==> flow/design.v <==
module yuv_to_rgb (
input            clk             ,  
input            rst_n           ,  
input            start_conversion,  
input      [7:0] y               , 
input      [7:0] u               ,
input      [7:0] v               ,
output reg [7:0] r               , 
output reg [7:0] g               , 
output reg [7:0] b               ,
output reg       pixel_ready        
);
parameter signed [15:0] C_1_402 = 16'h059C;   
parameter signed [15:0] C_0_344 = 16'h0160;   
parameter signed [15:0] C_0_714 = 16'h02DB;   
parameter signed [15:0] C_1_772 = 16'h0716;   
wire signed [15:0] y_s;
wire signed [15:0] u_s;
wire signed [15:0] v_s;
wire signed [31:0] r_temp;
wire signed [31:0] g_temp;
wire signed [31:0] b_temp;
assign y_s = y;
assign u_s = u - 128;   
assign v_s = v - 128;   
assign r_temp = y_s + ((v_s * C_1_402) >>> 10);
assign g_temp = y_s - ((u_s * C_0_344) >>> 10) - ((v_s * C_0_714) >>> 10);
assign b_temp = y_s + ((u_s * C_1_772) >>> 10);
always @(posedge clk or negedge rst_n)	
	if (~rst_n)	            r <= 8'h00; else
	if (start_conversion) begin	
		if (r_temp < 0)	    r <= 8'h00; else
		if (r_temp > 255) 	r <= 8'hFF; else
											    r <= r_temp[7:0];
	end
always @(posedge clk or negedge rst_n)	
	if (~rst_n)	            g <= 8'h00; else
	if (start_conversion) begin	
		if (g_temp < 0)	    g <= 8'h00; else
		if (g_temp > 255) 	g <= 8'hFF; else
											    g <= g_temp[7:0];
	end
always @(posedge clk or negedge rst_n)	
	if (~rst_n)	            b <= 8'h00; else
	if (start_conversion) begin	
		if (b_temp < 0)	    b <= 8'h00; else
		if (b_temp > 255) 	b <= 8'hFF; else
											    b <= b_temp[7:0];
	end
always @(posedge clk or negedge rst_n)
	if (~rst_n)     	        pixel_ready <= 1'b0; else
	if (pixel_ready)          pixel_ready <= 1'b0; else
	if (start_conversion)	    pixel_ready <= 1'b1;
endmodule
module yuv422_to_rgb (
input             pclk               ,  
input             presetn            ,  
input      [31:0] paddr              ,  
input      [31:0] pwdata             ,  
output reg [31:0] prdata             ,  
input         	  pwrite             ,  
input         	  psel               ,  
input         	  penable            , 
output            pslverr            ,  
output            pready             ,  
output reg        irq                ,  
output reg [95:0] rgb_out               
);
localparam IDLE    = 3'd0;
localparam LOAD    = 3'd1;
localparam CONVERT = 3'd2;
reg  [7:0] yuv_mem [0:7];     
reg  [7:0] y0;                
reg  [7:0] u0;                
reg  [7:0] y1;                
reg  [7:0] v0;                
reg  [7:0] y2;                
reg  [7:0] u1;                
reg  [7:0] y3;                
reg  [7:0] v1;                
wire [7:0] r0;                
wire [7:0] g0;                
wire [7:0] b0;                
wire [7:0] r1;                
wire [7:0] g1;                
wire [7:0] b1;                
wire [7:0] r2;                
wire [7:0] g2;                
wire [7:0] b2;                
wire [7:0] r3;                
wire [7:0] g3;                
wire [7:0] b3;                
reg        cnt_writes;        
reg  [2:0] state;             
reg        start_conversion;  
wire [3:0] result_ready;      
yuv_to_rgb conv0 (.clk(pclk), .rst_n(presetn), .start_conversion(start_conversion), .y(y0), .u(u0), .v(v0), .r(r0), .g(g0), .b(b0), .pixel_ready(result_ready[0]));
yuv_to_rgb conv1 (.clk(pclk), .rst_n(presetn), .start_conversion(start_conversion), .y(y1), .u(u0), .v(v0), .r(r1), .g(g1), .b(b1), .pixel_ready(result_ready[1]));
yuv_to_rgb conv2 (.clk(pclk), .rst_n(presetn), .start_conversion(start_conversion), .y(y2), .u(u1), .v(v1), .r(r2), .g(g2), .b(b2), .pixel_ready(result_ready[2]));
yuv_to_rgb conv3 (.clk(pclk), .rst_n(presetn), .start_conversion(start_conversion), .y(y3), .u(u1), .v(v1), .r(r3), .g(g3), .b(b3), .pixel_ready(result_ready[3]));
assign pready  = 1'b1;
assign pslverr = 1'b0;
always @(posedge pclk or negedge presetn)
	if (~presetn)	prdata <= 32'd0; else
	if (psel & ~penable & ~pwrite)	
		case(paddr[7:0])
			8'h20: prdata <= (state == IDLE) ? {32'hFFFFFFFF} : {32'd0};
			8'h30: prdata <= {rgb_out[95:72], 8'd0};   
			8'h34: prdata <= {rgb_out[71:48], 8'd0};   
			8'h38: prdata <= {rgb_out[47:24], 8'd0};   
			8'h3c: prdata <= {rgb_out[23:0], 8'd0};   
		endcase           
always @(posedge pclk or negedge presetn)
	if (~presetn)	                        cnt_writes <= 'd0; else
	if (psel & penable & pready & pwrite)	cnt_writes <= cnt_writes + 'd1;
always @(posedge pclk or negedge presetn)
	if (~presetn)	                                     start_conversion <= 1'b0; else
	if (start_conversion)                              start_conversion <= 1'b0; else
	if (psel & penable & pready & pwrite & cnt_writes) start_conversion <= 1'b1;
always @(posedge pclk or negedge presetn)
	if (~presetn)      	irq <= 1'b0; else
	if (irq)					  irq <= 1'b0; else
	if (&result_ready)	irq <= 1'b1;
always @(posedge pclk or negedge presetn)
	if (~presetn)	                                                  state <= IDLE; else
	case(state)
		IDLE    : if (psel & ~penable & pwrite)                       state <= LOAD;     
		LOAD    : if (psel & penable & pready & pwrite & cnt_writes)  state <= CONVERT;  
		CONVERT : if (&result_ready)                                  state <= IDLE;     
	endcase
always @(posedge pclk or negedge presetn)
	if (~presetn) begin	yuv_mem[0] <= 8'd0;
	                    yuv_mem[1] <= 8'd0;
	                    yuv_mem[2] <= 8'd0;
	                    yuv_mem[3] <= 8'd0;
	                    yuv_mem[4] <= 8'd0;
	                    yuv_mem[5] <= 8'd0;
	                    yuv_mem[6] <= 8'd0;
	                    yuv_mem[7] <= 8'd0; end else
	if (psel & pwrite & ~penable) 
		case (paddr[7:0])                               
      8'h10: begin yuv_mem[0] <= pwdata[7:0];           
									 yuv_mem[1] <= pwdata[15:8];          
									 yuv_mem[2] <= pwdata[23:16];         
									 yuv_mem[3] <= pwdata[31:24]; end     
      8'h14: begin yuv_mem[4] <= pwdata[7:0];           
                   yuv_mem[5] <= pwdata[15:8];          
                   yuv_mem[6] <= pwdata[23:16];         
                   yuv_mem[7] <= pwdata[31:24]; end     
    endcase
always @(posedge pclk or negedge presetn)
	if (~presetn)	            rgb_out <= 96'd0; else
	if (&result_ready)	      rgb_out <= {r0, g0, b0, r1, g1, b1, r2, g2, b2, r3, g3, b3};  
always @(posedge pclk or negedge presetn)
	if (~presetn)	                    y0 <= 'd0; else
	if ((state == LOAD) & cnt_writes) y0 <= yuv_mem[0];
always @(posedge pclk or negedge presetn)
	if (~presetn)	                    u0 <= 'd0; else
	if ((state == LOAD) & cnt_writes) u0 <= yuv_mem[1];
always @(posedge pclk or negedge presetn)
	if (~presetn)	                    y1 <= 'd0; else
	if ((state == LOAD) & cnt_writes) y1 <= yuv_mem[2];
always @(posedge pclk or negedge presetn)
	if (~presetn)	                    v0 <= 'd0; else
	if ((state == LOAD) & cnt_writes) v0 <= yuv_mem[3];
always @(posedge pclk or negedge presetn)
	if (~presetn)	                    y2 <= 'd0; else
	if ((state == LOAD) & cnt_writes) y2 <= yuv_mem[4];
always @(posedge pclk or negedge presetn)
	if (~presetn)	                    u1 <= 'd0; else
	if ((state == LOAD) & cnt_writes) u1 <= yuv_mem[5];
always @(posedge pclk or negedge presetn)
	if (~presetn)	                    y3 <= 'd0; else
	if ((state == LOAD) & cnt_writes) y3 <= yuv_mem[6];
always @(posedge pclk or negedge presetn)
	if (~presetn)	                    v1 <= 'd0; else
	if ((state == LOAD) & cnt_writes) v1 <= yuv_mem[7];
endmodule
==> Reports on yuv422_to_rgb <==
What the tools print for yuv422_to_rgb, step after step.
Line numbers count from 1 in the design file above.
Operators carry their Yosys type and port widths (W data, S select, Z words).
Library cell names are shortened.
{ "design": {"top": "yuv422_to_rgb", "clock_port": "pclk", "library": "sky130hd", "lib_corner": "tt_025C_1v80"} }

==> Word-level counts <==
Source: Yosys, flattened and elaborated. Widths are those after wreduce. Registers that Yosys merges into a memory's read port (data or address) are not register bits. Print and check cells do not count. Equal cells are merged and count once.
{ "word_totals": {"reg_bits": 362, "latch_bits": 0, "mem_bits_rw": 0, "romBits": 0, "clocked_rd_ports_x_width": 0, "n_memories": 0, "in_bits": 69, "output_inout_bits": 131, "wordCells": 161} }
{ "op_classes": {"n_addsub": 21, "mul": 8, "div": 0, "n_cmp": 24, "eq_ne": 12, "shifts": 0, "n_mux": 39, "n_logic": 11, "n_reduce_logical": 8} }
{ "op_table": {"columns": ["operator", "count"], "rows": [
  ["$mul A9 B11 Y20 const B", 4],
  ["$lt A32 B1 Y1 const B", 12],
  ["$gt A32 B9 Y1 const B", 12],
  ["$mul A9 B10 Y19 const B", 2],
  ["$mux W8", 24],
  ["$pmux W32 S5", 1],
  ["$mul A9 B5 Y14 const B", 2],
  ["$add A9 B11 Y12", 8],
  ["$sub A10 B10 Y11", 4],
  ["$eq A8 B6 Y1 const B", 5],
  ["$sub A9 B9 Y10", 4],
  ["$sub A8 B8 Y9 const B", 4],
  ["$mux W32", 1],
  ["$eq A8 B5 Y1 const B", 2],
  ["$and A1 B1 Y1", 9],
  ["$pmux W3 S3", 1],
  ["$mux W3", 3],
  ["$mux W1", 9],
  ["$reduce_and A4 Y1", 2],
  ["$ne A2 B2 Y1 const B", 3],
  ["$reduce_and A2 Y1", 3],
  ["$reduce_bool A5 Y1", 1],
  ["$eq A3 B1 Y1 const B", 1],
  ["$eq A3 B2 Y1 const B", 1],
  ["$logic_not A3 Y1", 1],
  ["$reduce_bool A3 Y1", 1],
  ["$not A1 Y1", 2],
  ["$add A1 B1 Y1 const B", 1]
]} }

==> Depth <==
Longest topological path by Yosys (ltp), each cell counted once; first at word level (registers and memories cut), then after technology mapping (sequential cells cut; the memories' decode and read muxes count).
{ "logic_depth": {"depth_word": 7, "ABC_AREA": 0, "ltp_mapped": 31, "depth_no_buf": 30} }

==> Netlist <==
The flow's flattened synthesis, as Yosys stat reports it; memories are mapped. The netlist is that of the ABC_AREA named above (0 if unset); the other value can give another one.
{ "types": {"columns": ["type", "count", "area_total_um2"], "rows": [
  ["dfrtp_1", 354, 8.86E+03],
  ["ha_1", 462, 5.78E+03],
  ["fa_1", 154, 3.08E+03],
  ["mux2_2", 217, 2.44E+03],
  ["inv_1", 404, 1.52E+03],
  ["xnor2_1", 90, 788.256],
  ["xor2_1", 63, 551.779],
  ["nor2_1", 145, 544.272],
  ["mux4_2", 24, 540.518],
  ["a21oi_1", 96, 480.461],
  ["a21o_1", 62, 465.446],
  ["o21ai_0", 88, 440.422],
  ["nand2_1", 94, 352.838],
  ["o221a_2", 24, 270.259],
  ["nor2b_1", 32, 200.192],
  ["a22oi_1", 25, 187.68],
  ["clkbuf_1", 49, 183.926],
  ["nor3_1", 36, 180.173]
]} }
Not listed: further types 76, cells in them 346.
{ "mapped": {"stdcells": 2765, "mapped_area_um2": 29633.4, "ff_cells": 355, "buffers": 70} }
By module: a second synthesis without flattening, with its own total; a netlist apart from the flattened one above.
{ "unflattened": {"cells_unflattened": 4103, "area_unflattened_um2": 42087.9} }
Each row is one instance without its submodules.
{ "modules": {"columns": ["module", "n_inst", "cells", "mod_area_um2", "seq_area_um2"], "rows": [
  ["yuv_to_rgb", 4, 862, 7905.1, 625.6],
  ["yuv422_to_rgb", 1, 655, 10467.5, 6382.4]
]} }

==> Timing after synthesis <==
Source: OpenSTA report_checks on the synthesized netlist (no wires, ideal clock, input and output delay 20% of the period each), path of least setup slack; recovery checks are left aside. Register names are those of the netlist, which keeps one name where synthesis merged equal registers.
{ "synth_path": {"kind": "reg2reg", "startpoint": "reg v1[7]", "endpoint": "reg conv2.g[0]", "clock_period_ns": 9.0, "setup_ns": 0.123, "t_first_pin_ns": 0.000, "arrival_time_ns": 7.139, "required_ns": 8.877, "path_slack_ns": 1.739, "delay_ns": 7.262, "driving_pins": 29, "path_buffers": 1, "period_less_setup_slack_ns": 7.261} }
"delay_ns" = arrival - input delay + setup time.
"driving_pins": output pins that drive a net of the path, with the launching flip-flop's if there is one; two outputs of one cell count as two.
"period_less_setup_slack_ns" = period - worst setup slack (recovery checks aside). The figure is calculated, with input and output delays left at 20% of the set period.
The rows between start and end are the longest chain of elaborated cells between them; the timing report does not say that the signal goes this way. Where chains are equally long, one stands for them.
Each line given opens the expression or statement behind the cell; cells for indexed reads and writes are added by Yosys, which also makes memories of some case tables.
At most two assigning lines are given for a register; there are more.
{ "synth_between": {"cell_sequence": "dfrtp_1 clkbuf_1 inv_1 ha_1 inv_1 ha_1 inv_1 fa_1 inv_1 fa_1 inv_1 fa_1 inv_1 ha_1 a21o_1 a31o_1 a41o_1 o41a_1 xor2_1 fa_1 inv_1 ha_1 or2_2 a21oi_1 a21oi_1 or2_2 a21oi_1 o211ai_1 o221a_2", "elab_chain_cells": 6, "cone_cells": 7, "cone_lines": 4, "classes_between": "add/sub (2); mul (1); compare (2); mux (2)"} }
{ "synth_rtl": {"columns": ["element", "line_no", "rtl"], "rows": [
  ["start: declaration", 80, "reg  [7:0] v1;"],
  ["start: assignment", 176, "if (~presetn) v1 <= 'd0; else"],
  ["start: assignment", 177, "if ((state == LOAD) & cnt_writes) v1 <= yuv_mem[7];"],
  ["$sub A8 B8 Y9", 25, "assign v_s = v - 128;"],
  ["$mul A9 B11 Y20", 27, "assign g_temp = y_s - ((u_s * C_0_344) >>> 10) - ((v_s * C_0_714) >>> 10);"],
  ["$sub A10 B10 Y11", 27, null],
  ["$gt A32 B9 Y1", 40, "if (g_temp > 255) g <= 8'hFF; else"],
  ["$mux W8", 40, null],
  ["$mux W8", 39, "if (g_temp < 0) g <= 8'h00; else"],
  ["end: assignment", 39, null],
  ["end: assignment", 41, "g <= g_temp[7:0];"],
  ["end: declaration", 9, "output reg [7:0] g               ,"]
]} }

==> Timing after layout <==
From the final timing report of run A: the path of least setup slack in the routed layout; clock arrival at registers is part of the times.
{ "layout_path": {"kind": "reg2reg", "startpoint": "reg v0[1]", "endpoint": "reg conv1.g[6]", "clock_period_ns": 10.7, "setup_ns": 0.16, "t_first_pin_ns": 0.56, "arrival_time_ns": 8.50, "required_ns": 11.13, "path_slack_ns": 2.63, "driving_pins": 29, "path_buffers": 0} }
The rows between start and end are the longest chain of elaborated cells between them; the timing report does not say that the signal goes this way. Where chains are equally long, one stands for them.
At most two assigning lines are given for a register; there are more.
{ "layout_between": {"cell_sequence": "dfrtp_1 inv_1 ha_1 fa_1 inv_1 ha_1 fa_1 ha_1 ha_1 and4bb_1 a31o_1 a21o_1 a21o_1 a31o_1 a21oi_1 xnor2_1 inv_1 fa_1 ha_1 a21o_1 a21oi_1 o21ai_0 a21oi_1 nor2_1 a211oi_2 xor2_1 a2bb2oi_1 a211oi_2 a211oi_1", "elab_chain_cells": 6, "cone_cells": 7, "cone_lines": 4, "classes_between": "add/sub (2); mul (1); compare (2); mux (2)"} }
{ "layout_rtl": {"columns": ["element", "line_no", "rtl"], "rows": [
  ["start: declaration", 76, "reg  [7:0] v0;"],
  ["start: assignment", 164, "if (~presetn) v0 <= 'd0; else"],
  ["start: assignment", 165, "if ((state == LOAD) & cnt_writes) v0 <= yuv_mem[3];"],
  ["$sub A8 B8 Y9", 25, "assign v_s = v - 128;"],
  ["$mul A9 B11 Y20", 27, "assign g_temp = y_s - ((u_s * C_0_344) >>> 10) - ((v_s * C_0_714) >>> 10);"],
  ["$sub A10 B10 Y11", 27, null],
  ["$gt A32 B9 Y1", 40, "if (g_temp > 255) g <= 8'hFF; else"],
  ["$mux W8", 40, null],
  ["$mux W8", 39, "if (g_temp < 0) g <= 8'h00; else"],
  ["end: assignment", 39, null],
  ["end: assignment", 41, "g <= g_temp[7:0];"],
  ["end: declaration", 9, "output reg [7:0] g               ,"]
]} }

Hand-over note for yuv422_to_rgb

Below are 6 stored runs of the flow (Yosys, OpenROAD; platform sky130hd) on yuv422_to_rgb, each with its settings and what was measured, unordered. Constraints: input delay and output delay 20% of the set period each, output load 0.01 pF.
"worst setup path time (ns)" = time allowed to the worst setup path (clock period - input delay - output delay, where it has them) - its slack; a late launch clock adds to it, a late capture clock takes from it.

settings of run A
{
  "CAP_MARGIN": 10,
  "CELL_PAD_IN_SITES_DETAIL_PLACEMENT": 0,
  "CORE_MARGIN": 8,
  "CORE_UTILIZATION": 68,
  "CTS_CLUSTER_DIAMETER": 133,
  "GPL_ROUTABILITY_DRIVEN": 1,
  "HOLD_SLACK_MARGIN": -0.05,
  "PLACE_DENSITY": 0.58,
  "SLEW_MARGIN": 25,
  "TNS_END_PERCENT": 75,
  "period_ns": 10.7
}
report of run A
yosys chip area after synthesis (um^2): 29633.4
finish__design__die__area: 50514.8
finish__design__instance__area__stdcell: 33369.5
finish__design__instance__utilization: 0.7747
finish__timing__setup__ws: 2.628
finish__timing__setup__tns: 0.000
finish__timing__hold__ws: 0.438
worst setup path time (ns): 8.07
worst setup path kind: reg2reg

settings of run B
{
  "CAP_MARGIN": 40,
  "CORE_MARGIN": 7,
  "CORE_UTILIZATION": 40,
  "GPL_ROUTABILITY_DRIVEN": 0,
  "GPL_TIMING_DRIVEN": 0,
  "HOLD_SLACK_MARGIN": 0.18,
  "SETUP_SLACK_MARGIN": -0.88,
  "SLEW_MARGIN": 0,
  "period_ns": 13.8
}
report of run B
yosys chip area after synthesis (um^2): 29633.4
finish__design__die__area: 81899.0
finish__design__instance__area__stdcell: 34021.4
finish__design__instance__utilization: 0.4655
finish__timing__setup__ws: 5.177
finish__timing__setup__tns: 0.000
finish__timing__hold__ws: 0.428
worst setup path time (ns): 8.62
worst setup path kind: reg2reg

settings of run C
{
  "ABC_AREA": 0,
  "CELL_PAD_IN_SITES_DETAIL_PLACEMENT": 0,
  "CORE_UTILIZATION": 68,
  "CTS_CLUSTER_SIZE": 32,
  "MIN_ROUTING_LAYER": "met2",
  "PLACE_DENSITY": 0.62,
  "SETUP_SLACK_MARGIN": 1.09,
  "SLEW_MARGIN": 40,
  "period_ns": 7.44,
  "CAP_MARGIN": 20,
  "CORE_MARGIN": 2
}
report of run C
yosys chip area after synthesis (um^2): 29633.4
finish__design__die__area: 45264.7
finish__design__instance__area__stdcell: 36257.3
finish__design__instance__utilization: 0.8417
finish__timing__setup__ws: 0.363
finish__timing__setup__tns: 0.000
finish__timing__hold__ws: 0.424
worst setup path time (ns): 7.08
worst setup path kind: reg2reg

settings of run D
{
  "ABC_AREA": 0,
  "CELL_PAD_IN_SITES_DETAIL_PLACEMENT": 0,
  "CORE_UTILIZATION": 47,
  "HOLD_SLACK_MARGIN": 0.08,
  "MIN_ROUTING_LAYER": "met2",
  "PLACE_DENSITY_LB_ADDON": 0.26,
  "TNS_END_PERCENT": 10,
  "period_ns": 11.9,
  "CAP_MARGIN": 20,
  "CORE_MARGIN": 2,
  "SLEW_MARGIN": 20
}
report of run D
yosys chip area after synthesis (um^2): 29633.4
finish__design__die__area: 65073.5
finish__design__instance__area__stdcell: 33629.8
finish__design__instance__utilization: 0.5361
finish__timing__setup__ws: 3.804
finish__timing__setup__tns: 0.000
finish__timing__hold__ws: 0.427
worst setup path time (ns): 8.10
worst setup path kind: reg2reg

settings of run E
{
  "ABC_AREA": 1,
  "CELL_PAD_IN_SITES_DETAIL_PLACEMENT": 1,
  "CELL_PAD_IN_SITES_GLOBAL_PLACEMENT": 1,
  "CORE_ASPECT_RATIO": 1.49,
  "CORE_MARGIN": 2,
  "CORE_UTILIZATION": 48,
  "GPL_ROUTABILITY_DRIVEN": 0,
  "GPL_TIMING_DRIVEN": 0,
  "MAX_ROUTING_LAYER": "met4",
  "MIN_ROUTING_LAYER": "met2",
  "PLACE_DENSITY_LB_ADDON": 0.26,
  "SETUP_SLACK_MARGIN": 0.19,
  "TNS_END_PERCENT": 90,
  "period_ns": 13.6,
  "CAP_MARGIN": 20,
  "SLEW_MARGIN": 20
}
report of run E
yosys chip area after synthesis (um^2): 30960.9
finish__design__die__area: 66589.0
finish__design__instance__area__stdcell: 35152.5
finish__design__instance__utilization: 0.5513
finish__timing__setup__ws: 4.602
finish__timing__setup__tns: 0.000
finish__timing__hold__ws: 0.428
worst setup path time (ns): 9.00
worst setup path kind: reg2reg

settings of run F
{
  "CORE_UTILIZATION": 19,
  "period_ns": 8.15,
  "CAP_MARGIN": 20,
  "CORE_MARGIN": 2,
  "SLEW_MARGIN": 20
}
report of run F
yosys chip area after synthesis (um^2): 29633.4
finish__design__die__area: 159141.0
finish__design__instance__area__stdcell: 35281.3
finish__design__instance__utilization: 0.2285
finish__timing__setup__ws: 0.536
finish__timing__setup__tns: 0.000
finish__timing__hold__ws: 0.422
worst setup path time (ns): 7.61
worst setup path kind: reg2reg

End of note.
